==> flow/design.v <==
module debounce (
  clk,
  reset_n,
  data_in,
  data_out
);
  parameter WIDTH = 32;            
  parameter POLARITY = "HIGH";     
  parameter TIMEOUT = 50000;       
  parameter TIMEOUT_WIDTH = 16;    
  input wire clk;
  input wire reset_n;
  input wire [WIDTH-1:0] data_in;
  output wire [WIDTH-1:0] data_out;
  reg [TIMEOUT_WIDTH-1:0] counter [0:WIDTH-1];
  wire counter_reset [0:WIDTH-1];
  wire counter_enable [0:WIDTH-1];
  genvar i;
  generate for (i = 0; i < WIDTH; i = i+1)
  begin:  debounce_counter_loop
    always @ (posedge clk or negedge reset_n)
    begin
      if (reset_n == 0)
      begin
        counter[i] <= 0;
      end
      else
      begin
        if (counter_reset[i] == 1)   
        begin
          counter[i] <= 0;
        end
        else if (counter_enable[i] == 1)
        begin
          counter[i] <= counter[i] + 1'b1;
        end
      end
    end
    if (POLARITY == "HIGH")
    begin
      assign counter_reset[i] = (data_in[i] == 0);
      assign counter_enable[i] = (data_in[i] == 1) & (counter[i] < TIMEOUT);
      assign data_out[i] = (counter[i] == TIMEOUT) ? 1'b1 : 1'b0;
    end
    else
    begin
      assign counter_reset[i] = (data_in[i] == 1);
      assign counter_enable[i] = (data_in[i] == 0) & (counter[i] < TIMEOUT);
      assign data_out[i] = (counter[i] == TIMEOUT) ? 1'b0 : 1'b1;    
    end
  end  
  endgenerate
endmodule
--- tool output ---
Reports on debounce
Each step is given for the RTL above and for the edited RTL.
Lines under "before" count in the file above, lines under "after" in the edited file.
"change" is "after" less "before", of the values as shown; "change_rel_pct" is that difference over "before", in percent.
Operators carry their Yosys type and port widths (W data, S select, Z words).
Cell names lack the library's common part.
{ "design": {"top": "debounce", "clk_port": "clk", "library": "sky130hd", "corner": "tt_025C_1v80"} }

The edit
Unified diff, file above to edited file.
A script made this edit. It was not meant as an optimisation and need not keep what the design does.
begin of diff
@@ -5,5 +5,5 @@
   data_out
 );
-  parameter WIDTH = 32;            
+  parameter WIDTH = 16;            
   parameter POLARITY = "HIGH";     
   parameter TIMEOUT = 50000;       
end of diff

Word-level counts
Counts by Yosys on the flattened word-level netlist (proc, flatten, opt, wreduce). Print and check cells are left out. Cells with the same type and inputs are merged into one.
{ "op_classes": {"columns": ["element", "before", "after", "change", "change_rel_pct"], "rows": [
  ["add_sub_neg", 32, 16, -16, -50.00],
  ["n_cmp", 32, 16, -16, -50.00],
  ["eq_ne", 64, 32, -32, -50.00],
  ["muxes", 96, 48, -48, -50.00],
  ["logic", 32, 16, -16, -50.00]
]} }
{ "ops": {"columns": ["operator", "before", "after", "change", "change_rel_pct"], "rows": [
  ["$mux W16", 64, 32, -32, -50.00],
  ["$add A16 B1 Y16 const B", 32, 16, -16, -50.00],
  ["$and A1 B1 Y1", 32, 16, -16, -50.00],
  ["$eq A16 B16 Y1 const B", 32, 16, -16, -50.00],
  ["$lt A16 B16 Y1 const B", 32, 16, -16, -50.00],
  ["$mux W1", 32, 16, -16, -50.00],
  ["$ne A2 B1 Y1 const B", 32, 16, -16, -50.00]
]} }
{ "word_totals": {"columns": ["element", "before", "after", "change", "change_rel_pct"], "rows": [
  ["regBits", 512, 256, -256, -50.00],
  ["in_bits", 34, 18, -16, -47.06],
  ["out_inout_bits", 32, 16, -16, -50.00],
  ["wordCells", 288, 144, -144, -50.00]
]} }

Depth
Depth = most cells in a row (Yosys ltp): at word level without a register or memory, in the mapped netlist without a sequential cell, where the memories' decode and read muxes count.
{ "depth": {"columns": ["element", "before", "after", "change", "change_rel_pct"], "rows": [
  ["word_depth", 4, 4, 0, 0.00],
  ["ABC_AREA", "0", "0", null, null],
  ["ltp_mapped", 7, 6, -1, -14.29],
  ["ltp_nobuf", 6, 5, -1, -16.67]
]} }

Synthesis result
Yosys stat after the flow's synthesis: flattened, memories mapped to cells. It holds for the ABC_AREA given above (unset counts as 0); a run with the other value may have another netlist.
{ "types": {"columns": ["cell_type", "before", "after", "change", "change_rel_pct"], "rows": [
  ["and2_1", 337, 5, -332, -98.52],
  ["dfrtp_1", 512, 256, -256, -50.00],
  ["xor2_1", 207, 4, -203, -98.07],
  ["xnor2_1", 132, 2, -130, -98.48],
  ["nor3_1", 150, 29, -121, -80.67],
  ["nand2_1", 270, 162, -108, -40.00],
  ["a21oi_1", 77, 181, 104, 135.06],
  ["nand3_1", 211, 121, -90, -42.65],
  ["o31ai_1", 11, 101, 90, 818.18],
  ["or4_1", 20, 105, 85, 425.00],
  ["a21boi_0", 75, 1, -74, -98.67],
  ["nor2_1", 82, 33, -49, -59.76],
  ["inv_1", 127, 79, -48, -37.80],
  ["nor4_1", 91, 48, -43, -47.25],
  ["and3_1", 60, 23, -37, -61.67],
  ["ha_1", 64, 32, -32, -50.00],
  ["nand4_1", 96, 66, -30, -31.25],
  ["nor3b_1", 25, 2, -23, -92.00]
]} }
Cell types equal on both sides are left out: 3.
Not every row of either side is listed.
{ "mapped": {"columns": ["element", "before", "after", "change", "change_rel_pct"], "rows": [
  ["cell_count", 3097, 1693, -1404, -45.33],
  ["yosys_area_um2", 28981.5, 15109.5, -13872.0, -47.87],
  ["seq_area_um2", 12812.3, 6406.1, -6406.2, -50.00],
  ["ffs", 512, 256, -256, -50.00],
  ["n_buf", 80, 67, -13, -16.25]
]} }

Timing after synthesis
Source: OpenSTA report_checks on the synthesized netlist (no wires, ideal clock, input and output delay 20% of the period each), path of least setup slack; recovery checks are left aside. Register names are those of the netlist, which keeps one name where synthesis merged equal registers.
{ "synth_path": {"columns": ["element", "before", "after", "change", "change_rel_pct"], "rows": [
  ["path_type", "register to output", "register to output", null, null],
  ["start", "reg counter[29][12]", "reg counter[13][10]", null, null],
  ["end", "out data_out[29]", "out data_out[13]", null, null],
  ["period_ns", 5.0, 5.0, 0.0, 0.00],
  ["output_delay_ns", 1.000, 1.000, 0.000, 0.00],
  ["launch_ns", 0.000, 0.000, 0.000, null],
  ["t_arrival_ns", 1.792, 1.640, -0.152, -8.48],
  ["required_time_ns", 4.000, 4.000, 0.000, 0.00],
  ["setup_slack_ns", 2.208, 2.360, 0.152, null],
  ["path_delay_ns", 1.792, 1.640, -0.152, -8.48],
  ["path_stages", 4, 5, 1, 25.00],
  ["path_buffers", 0, 1, 1, null],
  ["period_less_setup_slack_ns", 2.792, 2.64, -0.152, -5.44]
]} }
"path_delay_ns" is the arrival time less input delay plus setup time.
At an output port there is no setup time.
"path_stages": output pins that drive a net of the path, with the launching flip-flop's if there is one; two outputs of one cell count as two.
"period_less_setup_slack_ns" is the clock period less the worst setup slack; recovery checks do not enter. This is arithmetic on one report: input and output delays are still those of the set period (20% each).
The rows between start and end are the longest chain of elaborated cells between them; the timing report does not say that the signal goes this way. Where chains are equally long, one stands for them.
Each line given opens the expression or statement behind the cell; cells for indexed reads and writes are added by Yosys, which also makes memories of some case tables.
A register here has more assigning lines than the two given.
{ "synth_via_before": {"path_cell_list": "dfrtp_1 > or4_1 > or4b_2 > nor3_1", "elab_chain_cells": 2, "cone_cells": 2, "lines_between": 1, "classes_between": "eq/ne (1); mux (1)"} }
{ "synth_rtl_before": {"columns": ["element", "line_no", "text"], "rows": [
  ["from (decl)", 15, "reg [TIMEOUT_WIDTH-1:0] counter [0:WIDTH-1];"],
  ["from (assign)", 25, "counter[i] <= 0;"],
  ["from (assign)", 35, "counter[i] <= counter[i] + 1'b1;"],
  ["$eq A16 B16 Y1", 43, "assign data_out[i] = (counter[i] == TIMEOUT) ? 1'b1 : 1'b0;"],
  ["$mux W1", 43, null],
  ["to (decl)", 14, "output wire [WIDTH-1:0] data_out;"]
]} }
{ "synth_via_after": {"path_cell_list": "dfrtp_1 > clkbuf_1 > or4_1 > or4_1 > nor3_1", "elab_chain_cells": 2, "cone_cells": 2, "lines_between": 1, "classes_between": "eq/ne (1); mux (1)"} }
{ "synth_rtl_after": {"columns": ["element", "line_no", "text"], "rows": [
  ["from (decl)", 15, "reg [TIMEOUT_WIDTH-1:0] counter [0:WIDTH-1];"],
  ["from (assign)", 25, "counter[i] <= 0;"],
  ["from (assign)", 35, "counter[i] <= counter[i] + 1'b1;"],
  ["$eq A16 B16 Y1", 43, "assign data_out[i] = (counter[i] == TIMEOUT) ? 1'b1 : 1'b0;"],
  ["$mux W1", 43, null],
  ["to (decl)", 14, "output wire [WIDTH-1:0] data_out;"]
]} }

Path in the finished layout
From the final timing report of the runs of pair A: the path of least setup slack in the routed layout; clock arrival at registers is part of the times.
{ "layout_path": {"columns": ["element", "before", "after", "change", "change_rel_pct"], "rows": [
  ["path_type", "register to output", "register to output", null, null],
  ["start", "reg counter[29][12]", "reg counter[13][13]", null, null],
  ["end", "out data_out[29]", "out data_out[13]", null, null],
  ["period_ns", 3.99, 3.99, 0.00, 0.00],
  ["output_delay_ns", 0.80, 0.80, 0.00, 0.00],
  ["launch_ns", 0.59, 0.55, -0.04, -6.78],
  ["t_arrival_ns", 2.95, 2.71, -0.24, -8.14],
  ["required_time_ns", 3.19, 3.19, 0.00, 0.00],
  ["setup_slack_ns", 0.24, 0.49, 0.25, null],
  ["path_stages", 5, 5, 0, 0.00],
  ["path_buffers", 1, 1, 0, 0.00]
]} }
The rows between start and end are the longest chain of elaborated cells between them; the timing report does not say that the signal goes this way. Where chains are equally long, one stands for them.
A register here has more assigning lines than the two given.
{ "layout_via_before": {"path_cell_list": "dfrtp_1 > or4_1 > or4b_2 > nor3_1 > clkdlybuf4s50_1", "elab_chain_cells": 2, "cone_cells": 2, "lines_between": 1, "classes_between": "eq/ne (1); mux (1)"} }
{ "layout_rtl_before": {"columns": ["element", "line_no", "text"], "rows": [
  ["from (decl)", 15, "reg [TIMEOUT_WIDTH-1:0] counter [0:WIDTH-1];"],
  ["from (assign)", 25, "counter[i] <= 0;"],
  ["from (assign)", 35, "counter[i] <= counter[i] + 1'b1;"],
  ["$eq A16 B16 Y1", 43, "assign data_out[i] = (counter[i] == TIMEOUT) ? 1'b1 : 1'b0;"],
  ["$mux W1", 43, null],
  ["to (decl)", 14, "output wire [WIDTH-1:0] data_out;"]
]} }
{ "layout_via_after": {"path_cell_list": "dfrtp_1 > or4_1 > or4_1 > nor3_1 > clkdlybuf4s50_1", "elab_chain_cells": 2, "cone_cells": 2, "lines_between": 1, "classes_between": "eq/ne (1); mux (1)"} }
{ "layout_rtl_after": {"columns": ["element", "line_no", "text"], "rows": [
  ["from (decl)", 15, "reg [TIMEOUT_WIDTH-1:0] counter [0:WIDTH-1];"],
  ["from (assign)", 25, "counter[i] <= 0;"],
  ["from (assign)", 35, "counter[i] <= counter[i] + 1'b1;"],
  ["$eq A16 B16 Y1", 43, "assign data_out[i] = (counter[i] == TIMEOUT) ? 1'b1 : 1'b0;"],
  ["$mux W1", 43, null],
  ["to (decl)", 14, "output wire [WIDTH-1:0] data_out;"]
]} }

Layout results
Runs of the flow (Yosys, OpenROAD) on both versions; the two runs of a pair have the same settings. The constraints put input and output delay at 20% of the set period each and load the outputs with 0.01 pF.
{ "flow_settings_pair_A": {"CORE_UTILIZATION": 50, "period_ns": 3.99, "CAP_MARGIN": 20, "CORE_MARGIN": 2, "SLEW_MARGIN": 20} }
{ "results_pair_A": {"columns": ["element", "before", "after", "change", "change_rel_pct"], "rows": [
  ["yosys.chip_area_um2", 28981.5, 15109.5, -13872.0, -47.87],
  ["die_area_um2", 59905.0, 31625.3, -28279.7, -47.21],
  ["finish.stdcell_area_um2", 32532.5, 16771.1, -15761.4, -48.45],
  ["util_frac", 0.566, 0.564, -0.002, null],
  ["final_setup_ws_ns", 0.238, 0.485, 0.247, null],
  ["setup_tns_ns", 0.000, 0.000, 0.000, null],
  ["power.total_w", 0.011795, 0.005747, -0.006048, -51.28],
  ["period_less_ws_ns", 3.752, 3.505, -0.247, -6.58]
]} }
{ "flow_settings_pair_B": {"ABC_AREA": 0, "CAP_MARGIN": 15, "CELL_PAD_IN_SITES_GLOBAL_PLACEMENT": 3, "CORE_MARGIN": 9, "CORE_UTILIZATION": 42, "CTS_CLUSTER_DIAMETER": 287, "MAX_ROUTING_LAYER": "met5", "PLACE_DENSITY_LB_ADDON": 0.09, "SETUP_SLACK_MARGIN": 0.13, "SLEW_MARGIN": 40, "period_ns": 3.66} }
{ "results_pair_B": {"columns": ["element", "before", "after", "change", "change_rel_pct"], "rows": [
  ["yosys.chip_area_um2", 28981.5, 15109.5, -13872.0, -47.87],
  ["die_area_um2", 78784.1, 43126.8, -35657.3, -45.26],
  ["finish.stdcell_area_um2", 32799.0, 17026.3, -15772.7, -48.09],
  ["util_frac", 0.484, 0.48, -0.004, null],
  ["final_setup_ws_ns", 0.283, 0.308, 0.025, null],
  ["setup_tns_ns", 0.000, 0.000, 0.000, null],
  ["power.total_w", 0.012735, 0.006584, -0.006151, -48.30],
  ["period_less_ws_ns", 3.377, 3.352, -0.025, -0.74]
]} }
"period_less_ws_ns" = clock period - worst setup slack. The figure is calculated, with input and output delays left at 20% of the set period.
By "power.total_w" is meant OpenSTA's value without simulated activity: inputs other than the clock are taken to toggle once in ten clock periods, and the tool carries that through the logic.
--- end ---
